==> flow/design.v <==
`timescale 1ns / 1ps
`default_nettype none
module Debounce(
    input wire btn, 
    input wire clk, 
    output reg led
    );
    reg [15:0] counter;  
    wire TC;  
    always @(posedge clk) begin
        if(~btn) begin
            counter <= 0;  
        end
        else begin
            counter <= counter + 1; 
        end
    end
    assign TC = (counter == 65534);  
    always @(posedge clk) begin
        if(~btn) begin
            led <= 0;  
        end
        else if (TC) begin
            led <= 1;  
        end
        else
            led <= led;  
    end
endmodule
`timescale 1ns / 1ps
module edge_generator(input wire clk, input wire rst, input wire signal, output reg out);  
    reg sig_p; 
    always @(posedge clk) begin
        if(rst == 1) begin
            out <= 0;
            sig_p <= 0;
        end else 
        begin
            if((sig_p != signal) && (signal)) begin
                out <= 1; 
            end 
            else out <= 0; 
            sig_p <= signal;
        end
    end
endmodule
`default_nettype none
`timescale 1ns / 1ps
module cla_adder(input wire [3:0] A, input wire [3:0] B, input wire CI, output wire CO, output wire [3:0] SUM);
    wire [3:0] propegated, generated;
    wire [3:0] carries;
    assign carries[0] = CI;
    assign propegated = A ^ B; 
    assign generated = A & B;
    assign carries[1] = generated[0] | (propegated[0] & carries[0]);
    assign carries[2] = generated[1] | (propegated[1] & carries[1]);
    assign carries[3] = generated[2] | (propegated[2] & carries[2]);
    assign CO = generated[3] | (propegated[3] & carries[3]);
    genvar i;
    generate 
        for (i = 0; i < 4; i = i + 1) begin
            FA a(.A(A[i]), .B(B[i]), .CI(carries[i]), .SUM(SUM[i]));
        end
    endgenerate
endmodule 
module FA(input wire A, input wire B, input wire CI, output wire CO, output wire SUM);
    assign CO = (A & B) | (CI & (A ^ B)); 
    assign SUM = A ^ B ^ CI; 
endmodule
`timescale 1ns / 1ps
`default_nettype none
module combo_mult(input wire [3:0] a, input wire [3:0] b, output wire [7:0] res);
    wire [7:0] m [3:0];
    genvar i; 
    generate 
        for(i = 0; i < 4; i = i + 1) begin
            assign m[i] = (a[i] != 0) ? ({{4'b0}, b} << i) : 8'b0;
        end
    endgenerate
    assign res = m[0] + m[1] + m[2] + m[3];
endmodule
`timescale 1ns / 1ps
`default_nettype none
module Calculator(
    input wire [3:0] a, 
    input wire [3:0] b,
    input wire [2:0] op,
    output reg [7:0] out
);
    parameter AND = 3'b000;
    parameter OR = 3'b001;
    parameter NOT = 3'b010;
    parameter XOR = 3'b011;
    parameter ADD = 3'b100;
    parameter SUB = 3'b101;
    parameter MULT = 3'b110;
    parameter DIV = 3'b111; 
    wire adder_co;
    wire [3:0] SUM;
    wire [7:0] PRODUCT;
    wire [3:0] B_adder;
    wire CI;
    assign B_adder = (op == ADD) ? b : 
                     (op == SUB) ? ~b :
                     0; 
    assign CI = (op == SUB) ? 1 : 0; 
    cla_adder ADDER(.A(a),.B(B_adder), .CI(CI), .CO(adder_co), .SUM(SUM));
    combo_mult MULTI(.a(a), .b(b), .res(PRODUCT));
    always @(*) begin
        case(op)
            AND: begin
                out <= {{4{1'b0}}, a&b};
            end
            OR: begin
                out <= {{4{1'b0}}, a|b};
            end
            NOT: begin
                out <= {{4{1'b1}}, ~a};
            end
            XOR: begin
                out <= {{4{1'b0}}, a ^ b};
            end
            ADD: begin
                out <= {{3{1'b0}}, adder_co, SUM};
            end
            SUB: begin
                if (a < b) begin
                    out <= {{4{1'b1}}, SUM};
                end
                else out <= {{4{1'b0}}, SUM};
            end
            MULT: begin
                out <= PRODUCT;
            end
            DIV: begin
                out <= (b == 4'd0) ? 8'hFF : a/b;
            end
        endcase
   end
endmodule 
`timescale 1ns / 1ps
module val_bcd(
    input wire clk,  
    input wire reset, 
    input wire en, 
    input wire [11:0] count, 
    output reg [15:0] BCD,
    output reg rdy
    );
    parameter IDLE = 0; 
    parameter SHIFT = 1;
    parameter ADD = 2;
    reg [11:0] count_p;  
    reg [3:0] shift_idx;  
    reg [1:0] state;  
    reg [15:0] BCD_temp;  
    always @(posedge clk or posedge reset) begin
        if(reset) begin
            BCD <= 0;
            rdy <= 0; 
            shift_idx <= 0; 
            count_p <= 0; 
            state <= IDLE;
        end
        else begin
            case(state)
                IDLE : begin  
                    if(en) begin  
                        BCD <= 0;  
                        count_p <= count;  
                        shift_idx <= 0;  
                        state <= SHIFT;  
                    end 
                    else state <= IDLE;  
                    rdy <= 0;  
                end
                SHIFT : begin  
                    BCD <= {BCD[14:0], count_p[11 - shift_idx]};  
                    shift_idx <= shift_idx + 1;  
                    state <= ADD;  
                    rdy <= 0;  
                end
                ADD : begin  
                    if(shift_idx == 12) begin
                        rdy <= 1;     
                        state <= IDLE;   
                    end
                    else begin  
                        BCD <= {(BCD[15:12] >= 5) ? BCD[15:12] + 4'd3 : BCD[15:12], 
                            (BCD[11:8] >= 5) ? BCD[11:8] + 4'd3 : BCD[11:8],
                            (BCD[7:4] >= 5) ? BCD[7:4] + 4'd3 : BCD[7:4],
                            (BCD[3:0] >= 5) ? BCD[3:0] + 4'd3 : BCD[3:0]}; 
                        state <= SHIFT;  
                        rdy <= 0;  
                    end
                end
            endcase             
        end
    end
endmodule
`timescale 1ns / 1ps
`default_nettype none
module bcd_seg(
    input wire [3:0] BCD, 
    output reg [7:0] s
);
    always @(*) begin
        case(BCD)
            0: s = 8'b0000_0011; 
            1: s = 8'b1001_1111;
            2: s = 8'b0010_0101;
            3: s = 8'b0000_1101;
            4: s = 8'b1001_1001;
            5: s = 8'b0100_1001;
            6: s = 8'b0100_0001;
            7: s = 8'b0001_1111;
            8: s = 8'b0000_0001;
            9: s = 8'b0000_1001;
            10: s = 8'b1111_1101; 
            default s = 8'b1111_1111;
        endcase
end
endmodule
`timescale 1ns / 1ps
`default_nettype none
module op_seg(
    input wire [2:0] OP, 
    output reg [31:0] s
);
    always @(*) begin
        case(OP)
            0: s = 32'b1111_1111_0001_0001_1101_0101_1000_0101;  
            1: s = 32'b1111_1111_1111_1111_0000_0011_1111_0101;  
            2: s = 32'b1111_1111_1101_0101_1100_0101_1110_0001;  
            3: s = 32'b1111_1111_1001_0001_0000_0011_1111_0101;  
            4: s = 32'b1111_1111_0001_0001_1000_0101_1000_0101;  
            5: s = 32'b1111_1111_0100_1001_1100_0111_1100_0001;  
            6: s = 32'b0011_0011_0001_1011_1110_0011_1110_0001;  
            7: s = 32'b1111_1111_1000_0101_1001_1111_1000_0011;  
            default s = 32'b1111_1111_1111_1111_1111_1111_1111_1111;
        endcase
    end
endmodule
`timescale 1ns / 1ps
`default_nettype none
module Multi_Driver(
    input wire clk, 
    input wire rst, 
    input wire [31:0] segValues,
    output reg [3:0] an,
    output reg [7:0] seg
    );
    parameter DELAY = 4095; 
    reg [11:0] count;  
    always @(posedge clk) begin
        if(count < (DELAY / 4)) begin
            an <= 4'b1110;
            seg <= segValues[7:0];
        end
        else if (count < (DELAY / 2)) begin
            an <= 4'b1101;
            seg <= segValues[15:8];
        end
        else if (count < ((3 * DELAY) / 4)) begin
            an <= 4'b1011;
            seg <= segValues[23:16];
        end
        else begin
            an <= 4'b0111;
            seg <= segValues[31:24];
        end
        if (rst) count <= 0;
        else count <= count + 1; 
    end
endmodule
`timescale 1ns / 1ps
`default_nettype none
module Calculator_top(
    input wire [3:0] a, 
    input wire [3:0] b,
    input wire clk, 
    input wire rst, 
    input wire enter, 
    input wire back,
    input wire up, 
    input wire down,
    output wire [3:0] an, 
    output wire [7:0] seg,
    output reg bin_ind
);
    reg [2:0] op; 
    wire [7:0] calculator_result;  
    reg [31:0] display_value;  
    reg convert_value_enable;  
    wire up_d; wire down_d; wire enter_d; wire back_d; wire rst_d;  
    Debounce dd(.btn(down), .clk(clk), .led(down_d));
    Debounce ud(.btn(up), .clk(clk), .led(up_d));
    Debounce ed(.btn(enter), .clk(clk), .led(enter_d));
    Debounce bd(.btn(back), .clk(clk), .led(back_d));
    Debounce rd(.btn(rst), .clk(clk), .led(rst_d)); 
    Calculator calc(.a(a), .b(b), .op(op), .out(calculator_result));
    wire [15:0] BCD_result; 
    reg [11:0] value_to_convert; 
    wire bcd_val_rdy; 
    val_bcd VAL(.clk(clk), .reset(rst_d), .en(convert_value_enable), .count(value_to_convert), .rdy(bcd_val_rdy), .BCD(BCD_result));
    wire [31:0] BCD_seg;
    reg [31:0] BCD_seg_buffer;
    bcd_seg A(.BCD(BCD_result[15:12]),.s(BCD_seg[31:24]));
    bcd_seg B(.BCD(BCD_result[11:8]),.s(BCD_seg[23:16]));
    bcd_seg C(.BCD(BCD_result[7:4]),.s(BCD_seg[15:8]));
    bcd_seg D(.BCD(BCD_result[3:0]),.s(BCD_seg[7:0]));
    wire [31:0] op_seg;
    op_seg OPS(.OP(op), .s(op_seg)); 
    parameter DISP_ZEROS = 32'b0000_0011_0000_0011_0000_0011_0000_0011;
    Multi_Driver md(.segValues(display_value), .clk(clk), .rst(rst_d), .an(an), .seg(seg));
    parameter IDLE = 0;  
    parameter VALUE_SET = 1;
    parameter CONV = 2;  
    parameter RES = 3;  
    parameter OP = 4;  
    reg [1:0] result_neg; 
    reg [2:0] cs;  
    reg [2:0] ns;  
    always @(posedge clk) begin
        if(op < 4) begin  
            value_to_convert <= (1000 * calculator_result[3]) + (100 * calculator_result[2]) + (10 * calculator_result[1]) + (calculator_result[0]);
        end 
        else if(op == 5) begin  
             if(calculator_result[7]) begin  
                 result_neg[0] <= 1; 
                 value_to_convert <= {{8{1'b0}}, ((~calculator_result) + 1) & 4'b1111};  
                 if((((~calculator_result) + 1) & 4'b1111) >= 10) result_neg[1] <= 1;
                 else result_neg[1] <= 0; 
             end
             else value_to_convert <= {{4{1'b0}}, calculator_result}; 
        end 
        else begin
            value_to_convert <= {{4{1'b0}}, calculator_result}; 
        end
        if(rst_d == 1) begin
            op <= 0; 
            convert_value_enable <= 0; 
            ns <= IDLE;
            result_neg <= 0;
            display_value <= DISP_ZEROS;
        end
        else begin
            case (cs)
                IDLE: begin
                    display_value <= DISP_ZEROS; 
                    op <= 0;
                    if(ENTER) begin
                        ns <= CONV;
                    end
                    else if (UP | DOWN) begin
                        ns <= OP;
                        op <= 0; 
                    end
                end
                CONV: begin
                    if(op >= 5) begin
                        bin_ind <= 0; 
                    end else begin
                        bin_ind <= 1; 
                    end
                    display_value <= op_seg; 
                    convert_value_enable <= 1; 
                    if(bcd_val_rdy) begin
                        ns <= RES;
                        convert_value_enable <= 0;
                        if(result_neg[0]) begin  
                            if(result_neg[1]) begin
                                BCD_seg_buffer <= {16'b1111_1111_1111_1101, BCD_seg[15:0]};  
                            end else begin
                                BCD_seg_buffer <= {24'b1111_1111_1111_1111_1111_1101, BCD_seg[7:0]};  
                            end
                            result_neg <= 2'b0; 
                        end else begin
                            BCD_seg_buffer <= BCD_seg;
                        end
                    end
                    else ns <= CONV; 
                end
                RES: begin
                    result_neg <= 2'b0;
                    display_value <= BCD_seg_buffer; 
                    if (BACK) begin
                        ns <= IDLE;
                    end
                    else if (ENTER) begin
                        ns <= CONV;
                    end
                    else if (UP | DOWN) begin
                        ns <= OP;
                        op <= 0;
                    end
                    else ns <= RES;
                end
                OP: begin
                    result_neg <= 2'b0;
                    display_value <= op_seg; 
                    if (ENTER) begin
                        ns <= CONV;
                    end
                    else if(BACK) begin
                        ns <= RES;
                    end else begin
                        ns <= OP; 
                    end
                    if(UP) begin
                        op <= op + 1;
                    end
                    else if(DOWN) begin
                        op <= op - 1;
                    end
                end
            endcase 
        end
    end
    wire DOWN; wire UP; wire BACK; wire ENTER;
    edge_generator de(.clk(clk), .rst(rst_d), .signal(down_d), .out(DOWN));
    edge_generator ue(.clk(clk), .rst(rst_d), .signal(back_d), .out(BACK));
    edge_generator be(.clk(clk), .rst(rst_d), .signal(up_d), .out(UP));
    edge_generator ee(.clk(clk), .rst(rst_d), .signal(enter_d), .out(ENTER));
    always @(negedge clk) begin
        if(rst_d) begin
            cs <= IDLE; 
        end
        else begin
            cs <= ns; 
        end
    end
endmodule
**Reports on Calculator_top**

Tool output for the design above, in the order of the flow.
Lines are those of the file above, counted from 1.
The mark - stands for no value.

- Design top: Calculator_top
- Clock input: clk
- Cell library: sky130hd
- Corner: tt_025C_1v80

**Word level**

Counts by Yosys on the flattened word-level netlist (proc, flatten, opt, wreduce; memories kept). Print and check cells are left out.
Memory sizes are those after Yosys's memory passes, which may raise the word count (mostly to a power of two), join words into wider ones and drop unused or constant bits.

- Add/sub/neg operators: 21
- Multipliers: 3
- Div/mod/pow operators: 1
- Magnitude comparators: 11
- Equality and inequality tests: 33
- Shift operators: 1
- Muxes and demuxes: 71
- Bitwise gates (word level): 26
- Reductions and logical operators: 28

Operators with widths:

| cell | count |
|---|---|
| 32-bit case mux with 3-bit select | 1 |
| 16-bit by 1-bit adder with 16-bit output (second input constant) | 5 |
| 16-bit == test (second input constant) | 5 |
| 8-bit case mux with 8-bit select | 1 |
| 16-bit case mux with 3-bit select | 1 |
| 8-bit 2-to-1 mux | 6 |
| 3-bit 2-to-1 mux | 14 |
| 4-bit 2-to-1 mux | 9 |
| 12-bit by 32-bit indexed select with 1-bit output | 1 |
| 4-bit by 4-bit divider with 8-bit output | 1 |
| 32-bit 2-to-1 mux | 1 |
| 16-bit 2-to-1 mux | 2 |
| 1-bit 2-to-1 mux | 22 |
| 18-bit 2-to-1 mux | 1 |
| 4-bit by 2-bit adder with 4-bit output (second input constant) | 4 |
| 4-bit by 3-bit greater-or-equal comparator with 1-bit output (second input constant) | 4 |
| 4-bit AND reduction | 4 |
| 8-bit adder | 2 |
| 3-bit == test (second input constant) | 5 |
| 7-bit 2-to-1 mux | 2 |
| 11-bit by 8-bit adder with 12-bit output | 1 |
| 12-bit by 1-bit adder with 12-bit output | 1 |
| 12-bit by 1-bit adder with 12-bit output (second input constant) | 1 |
| 12-bit by 10-bit less-than comparator with 1-bit output (second input constant) | 1 |
| 12-bit by 11-bit less-than comparator with 1-bit output (second input constant) | 1 |
| 12-bit less-than comparator (second input constant) | 1 |
| 12-bit by 5-bit adder with 12-bit output | 1 |
| 3-bit by 2-bit == test with 1-bit output (second input constant) | 4 |

Not listed: further kinds 49, cells in them 93.

- Register bits: 241
- ROM bits: 632
- Word width x clocked read ports: 23
- Memories kept: 5
- Input bits: 14
- Output and inout bits: 13
- Word-level cells: 240

Memory list:

| memory | depth | bits a word | rd ports | wr ports | RTL line | source |
|---|---|---|---|---|---|---|
| (no name shown) | 8 | 23 | 1 | 0 | 231 | `case(OP)` |
| (no name shown) | 16 | 7 | 1 | 0 | 208 | `case(BCD)` |
| (no name shown) | 16 | 7 | 1 | 0 | 208 |  |
| (no name shown) | 16 | 7 | 1 | 0 | 208 |  |
| (no name shown) | 16 | 7 | 1 | 0 | 208 |  |

**Depth**

Depth = most cells in a row (Yosys ltp): at word level without a register or memory, in the mapped netlist without a sequential cell, where the memories' decode and read muxes count.

- Word-level depth: 23
- ABC_AREA: 0
- Mapped depth: 55
- Mapped depth without buffers: 54

**Mapped cells and area**

Yosys stat after the flow's synthesis: flattened, memories mapped to cells. It holds for the ABC_AREA given above (unset counts as 0); a run with the other value may have another netlist.
The area totals of this step are shown rounded.

Cells by type:

| cell | count | area in all (µm²) |
|---|---|---|
| sky130_fd_sc_hd__dfxtp_1 | 185 | 3.7E+03 |
| sky130_fd_sc_hd__ha_1 | 105 | 1313.76 |
| sky130_fd_sc_hd__edfxtp_1 | 29 | 870.835 |
| sky130_fd_sc_hd__dfrtp_1 | 33 | 825.792 |
| sky130_fd_sc_hd__xnor2_1 | 60 | 525.504 |
| sky130_fd_sc_hd__o21ai_0 | 104 | 520.499 |
| sky130_fd_sc_hd__nor2_1 | 131 | 491.722 |
| sky130_fd_sc_hd__nand2_1 | 118 | 442.925 |
| sky130_fd_sc_hd__a21oi_1 | 79 | 395.379 |
| sky130_fd_sc_hd__and2_1 | 59 | 369.104 |
| sky130_fd_sc_hd__inv_1 | 79 | 296.534 |
| sky130_fd_sc_hd__nand3_1 | 48 | 240.23 |
| sky130_fd_sc_hd__xor2_1 | 22 | 192.685 |
| sky130_fd_sc_hd__nor2b_1 | 30 | 187.68 |
| sky130_fd_sc_hd__fa_1 | 9 | 180.173 |
| sky130_fd_sc_hd__a22oi_1 | 22 | 165.158 |
| sky130_fd_sc_hd__o22ai_1 | 26 | 162.656 |
| sky130_fd_sc_hd__or3_1 | 26 | 162.656 |

Not listed: further types 63, cells in them 335.

- Cell count: 1500
- Synthesis area: 13420 µm²
- Sequential area: 5426 µm²
- Flip-flops: 248
- Buffer cells: 51

By module: a second synthesis without flattening, with its own total; a netlist apart from the flattened one above.

- Cells (unflattened synthesis): 1611
- Area (unflattened synthesis): 14690 µm²

Each row is one instance without its submodules.

By module:

| module | times used | cells | area (µm²) | sequential area (µm²) |
|---|---|---|---|---|
| Debounce | 5 | 84 | 750.7 | 340.3 |
| Calculator_top | 1 | 343 | 3726 | 2072 |
| val_bcd | 1 | 205 | 2043 | 902.1 |
| Calculator | 1 | 275 | 1983 | 0.0 |
| Multi_Driver | 1 | 104 | 1085 | 480.5 |
| bcd_seg | 4 | 35 | 237.7 | 0.0 |
| combo_mult | 1 | 42 | 385.4 | 0.0 |
| op_seg | 1 | 53 | 356.6 | 0.0 |
| edge_generator | 4 | 4 | 58.8 | 40.0 |
| cla_adder | 1 | 9 | 88.8 | 0.0 |
| FA | 4 | 1 | 20.0 | 0.0 |

==> runs of Calculator_top <==
Top module Calculator_top; platform sky130hd; tools Yosys and OpenROAD; 3 stored runs in no particular order. Input and output delays are each 20% of the period that was set; the output load is 0.01 pF.
"reached clock period" means the clock period less the worst setup slack. The figure is calculated, with input and output delays left at 20% of the set period.
"time on the worst setup path" means the part of the period allowed to the worst setup path (the constraints hold back 20% at inputs and 20% at outputs) less its slack; where the path has registers, the arrival times of their clocks count too.
"power consumption" is the tool's figure for a default switching activity; nothing was simulated.
"time on the worst setup path" is known to 10 ps.
The measured numbers are rounded.

### Stored run 1

==> flow/run.sh <==
#!/bin/bash
# the make line also repeats the synthesis and layout settings of config.mk as NAME=value (left out here)
make -C /OpenROAD-flow-scripts/flow DESIGN_CONFIG=/design/flow/config.mk WORK_HOME=/design/flow/orfs CLKGATE_MAP_FILE= finish
==> flow/config.mk <==
export PLATFORM = sky130hd
export DESIGN_NAME = Calculator_top
export DESIGN_NICKNAME = Calculator_top
export VERILOG_FILES = /design/flow/design.v
export SDC_FILE = /design/flow/constraint.sdc
export NUM_CORES = 4
export LEC_CHECK = 0
export ABC_AREA = 0
export CAP_MARGIN = 5
export CELL_PAD_IN_SITES_GLOBAL_PLACEMENT = 1
export CORE_MARGIN = 8
export CORE_UTILIZATION = 24
export CTS_CLUSTER_DIAMETER = 356
export CTS_CLUSTER_SIZE = 59
export GPL_ROUTABILITY_DRIVEN = 1
export GPL_TIMING_DRIVEN = 1
export HOLD_SLACK_MARGIN = -0.01
export MAX_ROUTING_LAYER = met4
export MIN_ROUTING_LAYER = met1
export PLACE_DENSITY_LB_ADDON = 0.25
export SETUP_SLACK_MARGIN = 2.18
export SLEW_MARGIN = 20
export TNS_END_PERCENT = 20
==> flow/constraint.sdc <==
create_clock -name core_clock -period 12.4 [get_ports {clk}]
set_input_delay 2.4800 -clock core_clock [delete_from_list [all_inputs] [get_ports {clk}]]
set_output_delay 2.4800 -clock core_clock [all_outputs]
set_load 0.01 [all_outputs]

Results of stored run 1:
- Chip area after synthesis (Yosys): 13420 µm²
- Total die area: 63740 µm²
- Std-cell area (final layout): 15200 µm²
- Utilization of the finished layout: 27.5%
- Smallest setup slack: 2256 ps
- Sum of negative setup slack: 0 ps
- Worst hold slack after layout: 368 ps
- Power consumption: 1500 uW
- Reached clock period: 10144 ps
- Time on the worst setup path: 7660 ps
- Worst path kind: input -> register

### Stored run 2

==> flow/run.sh <==
#!/bin/bash
# the make line also repeats the synthesis and layout settings of config.mk as NAME=value (left out here)
make -C /OpenROAD-flow-scripts/flow DESIGN_CONFIG=/design/flow/config.mk WORK_HOME=/design/flow/orfs CLKGATE_MAP_FILE= finish
==> flow/config.mk <==
export PLATFORM = sky130hd
export DESIGN_NAME = Calculator_top
export DESIGN_NICKNAME = Calculator_top
export VERILOG_FILES = /design/flow/design.v
export SDC_FILE = /design/flow/constraint.sdc
export NUM_CORES = 4
export LEC_CHECK = 0
export ABC_AREA = 0
export CAP_MARGIN = 30
export CELL_PAD_IN_SITES_GLOBAL_PLACEMENT = 1
export CORE_MARGIN = 7
export CORE_UTILIZATION = 24
export CTS_CLUSTER_DIAMETER = 356
export CTS_CLUSTER_SIZE = 59
export GPL_ROUTABILITY_DRIVEN = 1
export HOLD_SLACK_MARGIN = -0.01
export MAX_ROUTING_LAYER = met4
export MIN_ROUTING_LAYER = met1
export PLACE_DENSITY_LB_ADDON = 0.25
export SLEW_MARGIN = 20
export TNS_END_PERCENT = 20
==> flow/constraint.sdc <==
create_clock -name core_clock -period 9.39 [get_ports {clk}]
set_input_delay 1.8780 -clock core_clock [delete_from_list [all_inputs] [get_ports {clk}]]
set_output_delay 1.8780 -clock core_clock [all_outputs]
set_load 0.01 [all_outputs]

Results of stored run 2:
- Chip area after synthesis (Yosys): 13420 µm²
- Total die area: 62740 µm²
- Std-cell area (final layout): 15660 µm²
- Utilization of the finished layout: 28.4%
- Smallest setup slack: 113 ps
- Sum of negative setup slack: 0 ps
- Worst hold slack after layout: 377 ps
- Power consumption: 2056 uW
- Reached clock period: 9277 ps
- Time on the worst setup path: 7400 ps
- Worst path kind: input -> register

### Stored run 3

==> flow/run.sh <==
#!/bin/bash
# the make line also repeats the synthesis and layout settings of config.mk as NAME=value (left out here)
make -C /OpenROAD-flow-scripts/flow DESIGN_CONFIG=/design/flow/config.mk WORK_HOME=/design/flow/orfs CLKGATE_MAP_FILE= finish
==> flow/config.mk <==
export PLATFORM = sky130hd
export DESIGN_NAME = Calculator_top
export DESIGN_NICKNAME = Calculator_top
export VERILOG_FILES = /design/flow/design.v
export SDC_FILE = /design/flow/constraint.sdc
export NUM_CORES = 4
export LEC_CHECK = 0
export ABC_AREA = 0
export CAP_MARGIN = 5
export CELL_PAD_IN_SITES_GLOBAL_PLACEMENT = 1
export CORE_ASPECT_RATIO = 1.35
export CORE_MARGIN = 8
export CORE_UTILIZATION = 48
export CTS_CLUSTER_DIAMETER = 356
export CTS_CLUSTER_SIZE = 59
export GPL_ROUTABILITY_DRIVEN = 1
export GPL_TIMING_DRIVEN = 1
export HOLD_SLACK_MARGIN = -0.01
export MAX_ROUTING_LAYER = met4
export MIN_ROUTING_LAYER = met1
export PLACE_DENSITY_LB_ADDON = 0.25
export SETUP_SLACK_MARGIN = 2.18
export SLEW_MARGIN = 20
export TNS_END_PERCENT = 40
==> flow/constraint.sdc <==
create_clock -name core_clock -period 12.4 [get_ports {clk}]
set_input_delay 2.4800 -clock core_clock [delete_from_list [all_inputs] [get_ports {clk}]]
set_output_delay 2.4800 -clock core_clock [all_outputs]
set_load 0.01 [all_outputs]

Results of stored run 3:
- Chip area after synthesis (Yosys): 13420 µm²
- Total die area: 33630 µm²
- Std-cell area (final layout): 14830 µm²
- Utilization of the finished layout: 53.5%
- Smallest setup slack: 2266 ps
- Sum of negative setup slack: 0 ps
- Worst hold slack after layout: 385 ps
- Power consumption: 1519 uW
- Reached clock period: 10134 ps
- Time on the worst setup path: 7650 ps
- Worst path kind: input -> register
